==> flow/design.v <==
`timescale 1ns / 1ps
module stages_rotation #(parameter data_width=16,angle_width=16,cordic_steps=16,stage_number=1)(
    input clk,
    input nreset,
    input enable,
    input signed [data_width-1:0] x_vec_in,
    input signed [data_width-1:0] y_vec_in,
    input signed [angle_width-1:0]angle_in,
    input signed [angle_width-1:0]target_angle,
    output signed [data_width-1:0] x_vec_out,
    output signed [data_width-1:0] y_vec_out,
    output reg signed [angle_width-1:0]angle_out,
    output reg signed [angle_width-1:0]target_angle_out,
    output reg done
    );
    wire signed [angle_width-1:0] atan [cordic_steps-1:0];
    assign atan[0] = 20'h02000; 
    assign atan[1] = 20'h012E4;
    assign atan[2] = 20'h009FB;
    assign atan[3] = 20'h00511;
    assign atan[4] = 20'h0028B;
    assign atan[5] = 20'h00145;
    assign atan[6] = 20'h000A2;
    assign atan[7] = 20'h00051;
    assign atan[8] = 20'h00028;
    assign atan[9] = 20'h00014;
    assign atan[10] = 20'h0000A;
    assign atan[11] = 20'h00005;
    assign atan[12] = 20'h00002;
    assign atan[13] = 20'h00001;
    assign atan[14] = 20'h00000;
    assign atan[15] = 20'h00000;
    reg signed [data_width-1:0]x_temp_out,y_temp_out;
    assign x_vec_out = x_temp_out;
    assign y_vec_out = y_temp_out;
    always @(posedge clk) begin
        if (~nreset) begin
            x_temp_out <= $signed({data_width{1'b0}});
            y_temp_out <= $signed({data_width{1'b0}});
				angle_out <= 0;
            done <= 1'b0;
        end
        else begin
            if (enable) begin
                if ($signed(target_angle) <= $signed(angle_in)) begin
                    x_temp_out <= x_vec_in + (y_vec_in>>>(stage_number-1));
                    y_temp_out <= y_vec_in - (x_vec_in>>>(stage_number-1));
                    angle_out <= angle_in - atan[stage_number-1];
                end
                else begin
                    x_temp_out <= x_vec_in - (y_vec_in>>>(stage_number-1));
                    y_temp_out <= y_vec_in + (x_vec_in>>>(stage_number-1));
                    angle_out <= angle_in + atan[(stage_number-1)];
                end
                target_angle_out <= target_angle;
                done <= 1'b1;
            end
            else begin
                x_temp_out <= $signed({data_width{1'b0}});
                y_temp_out <= $signed({data_width{1'b0}});
					 angle_out <= 0;
                done <= 1'b0;
            end
        end
    end
endmodule
`timescale 1ns / 1ps
module cordic_rotation_top#(parameter data_width=16,cordic_steps=16,angle_width=20)(
    input clk,
    input nreset,
    input enable,
    input signed [data_width-1:0] x_vec_in,
    input signed [data_width-1:0] y_vec_in,
    input [angle_width-1:0] target_angle,
    output wire signed  [data_width-1:0] x_vec_out,
    output wire signed  [data_width-1:0] y_vec_out,
    output reg done
    );
    wire signed [data_width-1:0] x [0:cordic_steps-1];
    wire signed [data_width-1:0] y [0:cordic_steps-1];
    wire signed [angle_width-1:0] angle_stages [0:cordic_steps-1];
    wire [1:cordic_steps] status;
	 reg signed [data_width-1+16:0] temp_x_vec_out,temp_y_vec_out;
	 wire done_last_stage;
	 reg signed [data_width-1:0] temp_x_vec_in,temp_y_vec_in;
	 reg [angle_width-1:0]temp_t_ang;
	 wire signed [angle_width-1:0] temp_target_angle [0:cordic_steps-1];
	 reg temp_enable;
	 always @(posedge clk) begin
		if(~nreset) begin
			temp_x_vec_in <= {data_width{1'b0}};
			temp_y_vec_in <= {data_width{1'b0}};
			temp_t_ang <= {angle_width{1'b0}};
			temp_enable <= 1'b0;
		end
		else begin
			if (enable) begin
				temp_enable <= 1'b1;				
				if ($signed(target_angle)>=$signed(20'h04000)) begin
				    if ($signed(target_angle)>=$signed(20'h08000)) begin
				        if ($signed(target_angle)>=$signed(20'h0C000)) begin
				            temp_x_vec_in <= x_vec_in;
                            temp_y_vec_in <= y_vec_in;
                            temp_t_ang <= $signed(target_angle) - $signed(20'h10000);
   				        end
				        else begin
				            temp_x_vec_in <= -x_vec_in;
                            temp_y_vec_in <= -y_vec_in;
                            temp_t_ang <= $signed(target_angle) - $signed(20'h08000);
				        end
				    end
				    else begin
                        temp_x_vec_in <= -x_vec_in;
                        temp_y_vec_in <= -y_vec_in;
                        temp_t_ang <= $signed(target_angle) - $signed(20'h08000);
  				    end
				end
                else if ($signed(target_angle)<=$signed(-20'h04000)) begin
                    if ($signed(target_angle)<=$signed(-20'h08000)) begin
                        if ($signed(target_angle)<=$signed(-20'h0C000)) begin
				            temp_x_vec_in <= x_vec_in;
                            temp_y_vec_in <= y_vec_in;
                            temp_t_ang <= $signed(target_angle) + $signed(20'h10000);
                        end
                        else begin
				            temp_x_vec_in <= -x_vec_in;
                            temp_y_vec_in <= -y_vec_in;
                            temp_t_ang <= $signed(target_angle) + $signed(20'h08000);
                        end
                    end
                    else begin
                        temp_x_vec_in <= -x_vec_in;
                        temp_y_vec_in <= -y_vec_in;
                        temp_t_ang <= $signed(target_angle) + $signed(20'h08000);
                    end
                end
				else begin
					temp_x_vec_in <= x_vec_in;
					temp_y_vec_in <= y_vec_in;
					temp_t_ang <= $signed(target_angle);
				end
			end
			else begin
				temp_enable <= 1'b0;
				temp_x_vec_in <= {data_width{1'b0}};
				temp_y_vec_in <= {data_width{1'b0}};
				temp_t_ang <= {angle_width{1'b0}};
			end
		end
	 end
    assign status[1] = temp_enable;
    assign x[0] = temp_x_vec_in;
    assign y[0] = temp_y_vec_in;
    assign angle_stages[0] = {angle_width{1'b0}};
    assign temp_target_angle[0] = temp_t_ang;
    genvar i;
    generate
        for (i=1;i<cordic_steps-1;i=i+1) begin:gen_rotation
            stages_rotation #(
                .data_width(data_width),
                .angle_width(angle_width),
                .cordic_steps(cordic_steps),
                .stage_number(i)
                )
            first(
                .clk(clk),
                .nreset(nreset),
                .enable(status[i]),
                .x_vec_in(x[i-1]),
                .y_vec_in(y[i-1]),
                .angle_in(angle_stages[i-1]),
                .target_angle(temp_target_angle[i-1]),
                .x_vec_out(x[i]),
                .y_vec_out(y[i]),
                .angle_out(angle_stages[i]),
                .target_angle_out(temp_target_angle[i]),
                .done(status[i+1])
                );
        end
    endgenerate
    stages_rotation #(
        .data_width(data_width),
        .angle_width(angle_width),
        .cordic_steps(cordic_steps),
        .stage_number(cordic_steps-1)
        )
    last(
        .clk(clk),
        .nreset(nreset),
        .enable(status[cordic_steps-1]),
        .x_vec_in(x[cordic_steps-2]),
        .y_vec_in(y[cordic_steps-2]),
        .angle_in(angle_stages[cordic_steps-2]),
        .target_angle(temp_target_angle[cordic_steps-2]),
        .x_vec_out(x[cordic_steps-1]),
        .y_vec_out(y[cordic_steps-1]),
        .angle_out(angle_stages[cordic_steps-1]),
        .target_angle_out(temp_target_angle[cordic_steps-1]),
        .done(done_last_stage)
        );
    reg counter;
	assign x_vec_out = temp_x_vec_out[data_width+7:8];
	assign y_vec_out = temp_y_vec_out[data_width+7:8];
	 always @(posedge clk) begin
        if (~nreset) begin
            done <= 1'b0;
        end
        else begin
            done <= done_last_stage;
            if (done_last_stage) begin
                    temp_x_vec_out <= $signed(x[cordic_steps-1])*$signed(16'b0000000010011011);
                    temp_y_vec_out <= $signed(y[cordic_steps-1])*$signed(16'b0000000010011011);
            end
        end
    end
endmodule
; Reports on cordic_rotation_top
; Tool output for the design above, in the order of the flow.
; Lines are those of the file above, counted from 1.
; Library cell names are shortened.
; Not given: --
[inputs]
top_module = cordic_rotation_top
clk_port = clk
library = sky130hd
corner = tt_025C_1v80

; Word level
; Yosys after proc, flatten, opt, wreduce and memory -nomap, before mapping. Enables and synchronous resets that opt folds into registers are not counted as muxes. Print and check cells are not counted. Equal cells are merged and count once.
[word_totals]
input_bits = 55
word_cells = 289
regBits = 1157
output_inout_bits = 33
[classes]
mux = 78
multipliers = 2
n_reduce_logical = 17
n_addsub = 91
n_cmp = 21
[ops]
columns = operator, n
row1 = 16-bit 2-to-1 mux, 42
row2 = 16-bit by 9-bit multiplier with 24-bit output (second input constant), 2
row3 = 20-bit 2-to-1 mux, 20
row4 = 20-bit less-or-equal comparator, 14
row5 = 20-bit by 17-bit greater-or-equal comparator with 1-bit output (second input constant), 2
row6 = 2-bit AND reduction, 17
row7 = 16-bit by 10-bit adder with 16-bit output, 2
row8 = 16-bit by 10-bit subtractor with 16-bit output, 2
row9 = 16-bit by 11-bit adder with 16-bit output, 2
row10 = 16-bit by 11-bit subtractor with 16-bit output, 2
row11 = 16-bit by 12-bit adder with 16-bit output, 2
row12 = 16-bit by 12-bit subtractor with 16-bit output, 2
row13 = 16-bit by 13-bit adder with 16-bit output, 2
row14 = 16-bit by 13-bit subtractor with 16-bit output, 2
row15 = 16-bit by 14-bit adder with 16-bit output, 2
row16 = 16-bit by 14-bit subtractor with 16-bit output, 2
row17 = 16-bit by 15-bit adder with 16-bit output, 2
row18 = 16-bit by 15-bit subtractor with 16-bit output, 2
row19 = 16-bit subtractor, 2
row20 = 16-bit by 2-bit adder with 16-bit output, 2
row21 = 16-bit by 2-bit subtractor with 16-bit output, 2
row22 = 16-bit by 3-bit adder with 16-bit output, 2
row23 = 16-bit by 3-bit subtractor with 16-bit output, 2
row24 = 16-bit by 4-bit adder with 16-bit output, 2
row25 = 16-bit by 4-bit subtractor with 16-bit output, 2
row26 = 16-bit by 5-bit adder with 16-bit output, 2
row27 = 16-bit by 5-bit subtractor with 16-bit output, 2
row28 = 16-bit by 6-bit adder with 16-bit output, 2
; Other operator kinds: 45; their cells: 68.

; Depth
; Longest topological path by Yosys (ltp), each cell counted once; first at word level (registers and memories cut), then after technology mapping (sequential cells cut; the memories' decode and read muxes count).
[depth]
depth_word = 5
abc_area = 1
mapped_depth = 34
depth_no_buf = 33

; Synthesis result
; Yosys stat after the flow's synthesis: flattened, memories mapped to cells. It holds for the ABC_AREA given above (unset counts as 0); a run with the other value may have another netlist.
; Totals and module areas in this step are rounded.
[types]
columns = cell, n, area_total_um2
row1 = dfxtp_1, 797, 1.6E+04
row2 = ha_1, 1082, 1.35E+04
row3 = edfxtp_1, 312, 9.37E+03
row4 = a21oi_1, 1338, 6.7E+03
row5 = inv_1, 1624, 6.1E+03
row6 = nand2_1, 1441, 5.41E+03
row7 = o21ai_0, 872, 4.36E+03
row8 = nor2_1, 728, 2.73E+03
row9 = fa_1, 126, 2.52E+03
row10 = xor2_1, 203, 1.78E+03
row11 = nand3_1, 287, 1.44E+03
row12 = o21a_1, 147, 1.1E+03
row13 = nor3_1, 131, 655.629
row14 = xnor2_1, 72, 630.605
row15 = nand4_1, 81, 506.736
row16 = a31oi_1, 77, 481.712
row17 = clkbuf_1, 98, 367.853
row18 = a21o_1, 34, 255.245
; Other cell types: 42; their cells: 364.
[mapped]
flip_flops = 1109
cell_count = 9814
buffers = 127
synth_area_um2 = 76500

; Timing after synthesis
; Path of least setup slack by OpenSTA after synthesis, without wires, with an ideal clock, recovery checks aside; 20% of the period is set as input and as output delay. Where synthesis merged equal registers, the netlist keeps one of their names.
[synth_path]
path_kind = register to register
from = register (name not given)
to = register gen_rotation[11].first.y_temp_out[12]
arrival_ns = 4.598
path_delay_ns = 4.713
clock_period_ns = 6.0
required_time_ns = 5.885
n_path_buf = 1
path_slack_ns = 1.288
path_stages = 27
period_less_setup_slack_ns = 4.712
; "path_delay_ns" = arrival - input delay + setup time.
; "path_stages": output pins that drive a net of the path, with the launching flip-flop's if there is one; two outputs of one cell count as two.
; "period_less_setup_slack_ns" is the clock period less the worst setup slack; recovery checks do not enter. This is arithmetic on one report: input and output delays are still those of the set period (20% each).
; The rows between start and end are the longest chain of elaborated cells between them; the timing report does not say that the signal goes this way. Where chains are equally long, one stands for them.
; Each line given opens the expression or statement behind the cell; cells for indexed reads and writes are added by Yosys, which also makes memories of some case tables.
; A register here has more assigning lines than the two given.
[synth_between]
path_cell_list = edfxtp_1 ha_1 a21oi_1 o21ai_0 a2111oi_0 nand3_1 nand2_1 nand2_1 nand2_1 clkbuf_1 o21ai_0 fa_1 nor2_1 nor2_1 nor2_1 nor2_1 nor2_1 nor2_1 o21ai_0 a31oi_1 o21ai_0 nand2_1 nand2_1 a21o_1 nand2_1 nand2_1 nor2_1
elab_chain_cells = 2
cells_between = 2
lines_between = 1
cone_classes = compare: 1; mux: 1
[synth_lines]
columns = item, line
row1 = "start, declared", 13
row2 = "start, assigned", 55
row3 = 20-bit less-or-equal comparator, 45
row4 = 16-bit 2-to-1 mux, 45
row5 = "end, assigned", 39  ; y_temp_out <= $signed({data_width{1'b0}});
row6 = "end, assigned", 47  ; y_temp_out <= y_vec_in - (x_vec_in>>>(stage_number-1));
row7 = "end, declared", 33  ; reg signed [data_width-1:0]x_temp_out,y_temp_out;

; Worst path after layout
; From the final timing report of run 2: the path of least setup slack in the routed layout; clock arrival at registers is part of the times.
[layout_path]
path_kind = register to register
from = register (name not given)
to = register gen_rotation[8].first.angle_out[17]
arrival_ns = 6.36
path_slack_ns = 0.34
path_stages = 25
required_time_ns = 6.70
clock_period_ns = 6.0
n_path_buf = 2
; The rows between start and end are the longest chain of elaborated cells between them; the timing report does not say that the signal goes this way. Where chains are equally long, one stands for them.
; A register here has more assigning lines than the two given.
[layout_between]
path_cell_list = edfxtp_1 ha_2 nand4_1 or3_4 nor3_1 nand3_1 nand3_1 o21bai_1 nand2_4 nand2_1 buf_6 clkinvlp_4 buf_4 ha_1 a21oi_1 nor2_1 a211oi_2 o21ai_0 a21boi_0 inv_1 a21oi_1 o21a_1 o21ai_0 o21ai_0 a21oi_1
elab_chain_cells = 2
cells_between = 2
lines_between = 1
cone_classes = compare: 1; mux: 1
[layout_lines]
columns = item, line
row1 = "start, declared", 13
row2 = "start, assigned", 55
row3 = 20-bit less-or-equal comparator, 45
row4 = 20-bit 2-to-1 mux, 45
row5 = "end, assigned", 48  ; angle_out <= angle_in - atan[stage_number-1];
row6 = "end, assigned", 53  ; angle_out <= angle_in + atan[(stage_number-1)];
row7 = "end, declared", 12  ; output reg signed [angle_width-1:0]angle_out,

Memo
Re: implementation data of cordic_rotation_top

3 stored runs of cordic_rotation_top in the flow (synthesis by Yosys, layout by OpenROAD, sky130hd cells), in arbitrary order. Constraints: input delay and output delay 20% of the set period each, output load 0.01 pF.
By "achievedPeriod_ns" is meant the clock period of the run minus its worst setup slack. This is arithmetic on one report: input and output delays are still those of the set period (20% each).
Results are given in rounded form.

# run 1
==> flow/run.sh <==
#!/bin/bash
# the make line also repeats the synthesis and layout settings of config.mk as NAME=value (left out here)
make -C /OpenROAD-flow-scripts/flow DESIGN_CONFIG=/design/flow/config.mk WORK_HOME=/design/flow/orfs CLKGATE_MAP_FILE= finish
==> flow/config.mk <==
export PLATFORM = sky130hd
export DESIGN_NAME = cordic_rotation_top
export DESIGN_NICKNAME = cordic_rotation_top
export VERILOG_FILES = /design/flow/design.v
export SDC_FILE = /design/flow/constraint.sdc
export NUM_CORES = 4
export LEC_CHECK = 0
export CAP_MARGIN = 20
export CELL_PAD_IN_SITES_DETAIL_PLACEMENT = 2
export CORE_MARGIN = 2
export CORE_UTILIZATION = 71
export PLACE_DENSITY = 0.6
export SLEW_MARGIN = 15
export TNS_END_PERCENT = 45
==> flow/constraint.sdc <==
create_clock -name core_clock -period 6.0 [get_ports {clk}]
set_input_delay 1.2000 -clock core_clock [delete_from_list [all_inputs] [get_ports {clk}]]
set_output_delay 1.2000 -clock core_clock [all_outputs]
set_load 0.01 [all_outputs]

==> run 1: results <==
outcome="unfinished; error DPL-0033 in placement"

# run 2
==> flow/run.sh <==
#!/bin/bash
# the make line also repeats the synthesis and layout settings of config.mk as NAME=value (left out here)
make -C /OpenROAD-flow-scripts/flow DESIGN_CONFIG=/design/flow/config.mk WORK_HOME=/design/flow/orfs CLKGATE_MAP_FILE= finish
==> flow/config.mk <==
export PLATFORM = sky130hd
export DESIGN_NAME = cordic_rotation_top
export DESIGN_NICKNAME = cordic_rotation_top
export VERILOG_FILES = /design/flow/design.v
export SDC_FILE = /design/flow/constraint.sdc
export NUM_CORES = 4
export LEC_CHECK = 0
export ABC_AREA = 1
export CAP_MARGIN = 5
export CELL_PAD_IN_SITES_DETAIL_PLACEMENT = 0
export CELL_PAD_IN_SITES_GLOBAL_PLACEMENT = 2
export CORE_ASPECT_RATIO = 1.66
export CORE_MARGIN = 9
export CORE_UTILIZATION = 23
export CTS_CLUSTER_DIAMETER = 391
export GPL_ROUTABILITY_DRIVEN = 0
export GPL_TIMING_DRIVEN = 0
export PLACE_DENSITY_LB_ADDON = 0.1
export SLEW_MARGIN = 15
export TNS_END_PERCENT = 10
==> flow/constraint.sdc <==
create_clock -name core_clock -period 6.0 [get_ports {clk}]
set_input_delay 1.2000 -clock core_clock [delete_from_list [all_inputs] [get_ports {clk}]]
set_output_delay 1.2000 -clock core_clock [all_outputs]
set_load 0.01 [all_outputs]

==> run 2: results <==
dieArea_um2=354000
timing.setup.ws_ns=0.336
timing.setup.tns_ns=0.000
achievedPeriod_ns=5.664
post_route_stdcell_area_um2=88200
synth_chip_area_um2=76500

# run 3
==> flow/run.sh <==
#!/bin/bash
# the make line also repeats the synthesis and layout settings of config.mk as NAME=value (left out here)
make -C /OpenROAD-flow-scripts/flow DESIGN_CONFIG=/design/flow/config.mk WORK_HOME=/design/flow/orfs CLKGATE_MAP_FILE= finish
==> flow/config.mk <==
export PLATFORM = sky130hd
export DESIGN_NAME = cordic_rotation_top
export DESIGN_NICKNAME = cordic_rotation_top
export VERILOG_FILES = /design/flow/design.v
export SDC_FILE = /design/flow/constraint.sdc
export NUM_CORES = 4
export LEC_CHECK = 0
export ABC_AREA = 1
export CAP_MARGIN = 20
export CELL_PAD_IN_SITES_GLOBAL_PLACEMENT = 2
export CORE_MARGIN = 2
export CORE_UTILIZATION = 40
export CTS_CLUSTER_DIAMETER = 156
export HOLD_SLACK_MARGIN = 0.03
export MIN_ROUTING_LAYER = met1
export PLACE_DENSITY = 0.6
export SLEW_MARGIN = 20
export TNS_END_PERCENT = 15
==> flow/constraint.sdc <==
create_clock -name core_clock -period 3.87 [get_ports {clk}]
set_input_delay 0.7740 -clock core_clock [delete_from_list [all_inputs] [get_ports {clk}]]
set_output_delay 0.7740 -clock core_clock [all_outputs]
set_load 0.01 [all_outputs]

==> run 3: results <==
dieArea_um2=195000
timing.setup.ws_ns=-0.533
timing.setup.tns_ns=-29.3
achievedPeriod_ns=4.403
post_route_stdcell_area_um2=107000
synth_chip_area_um2=76500
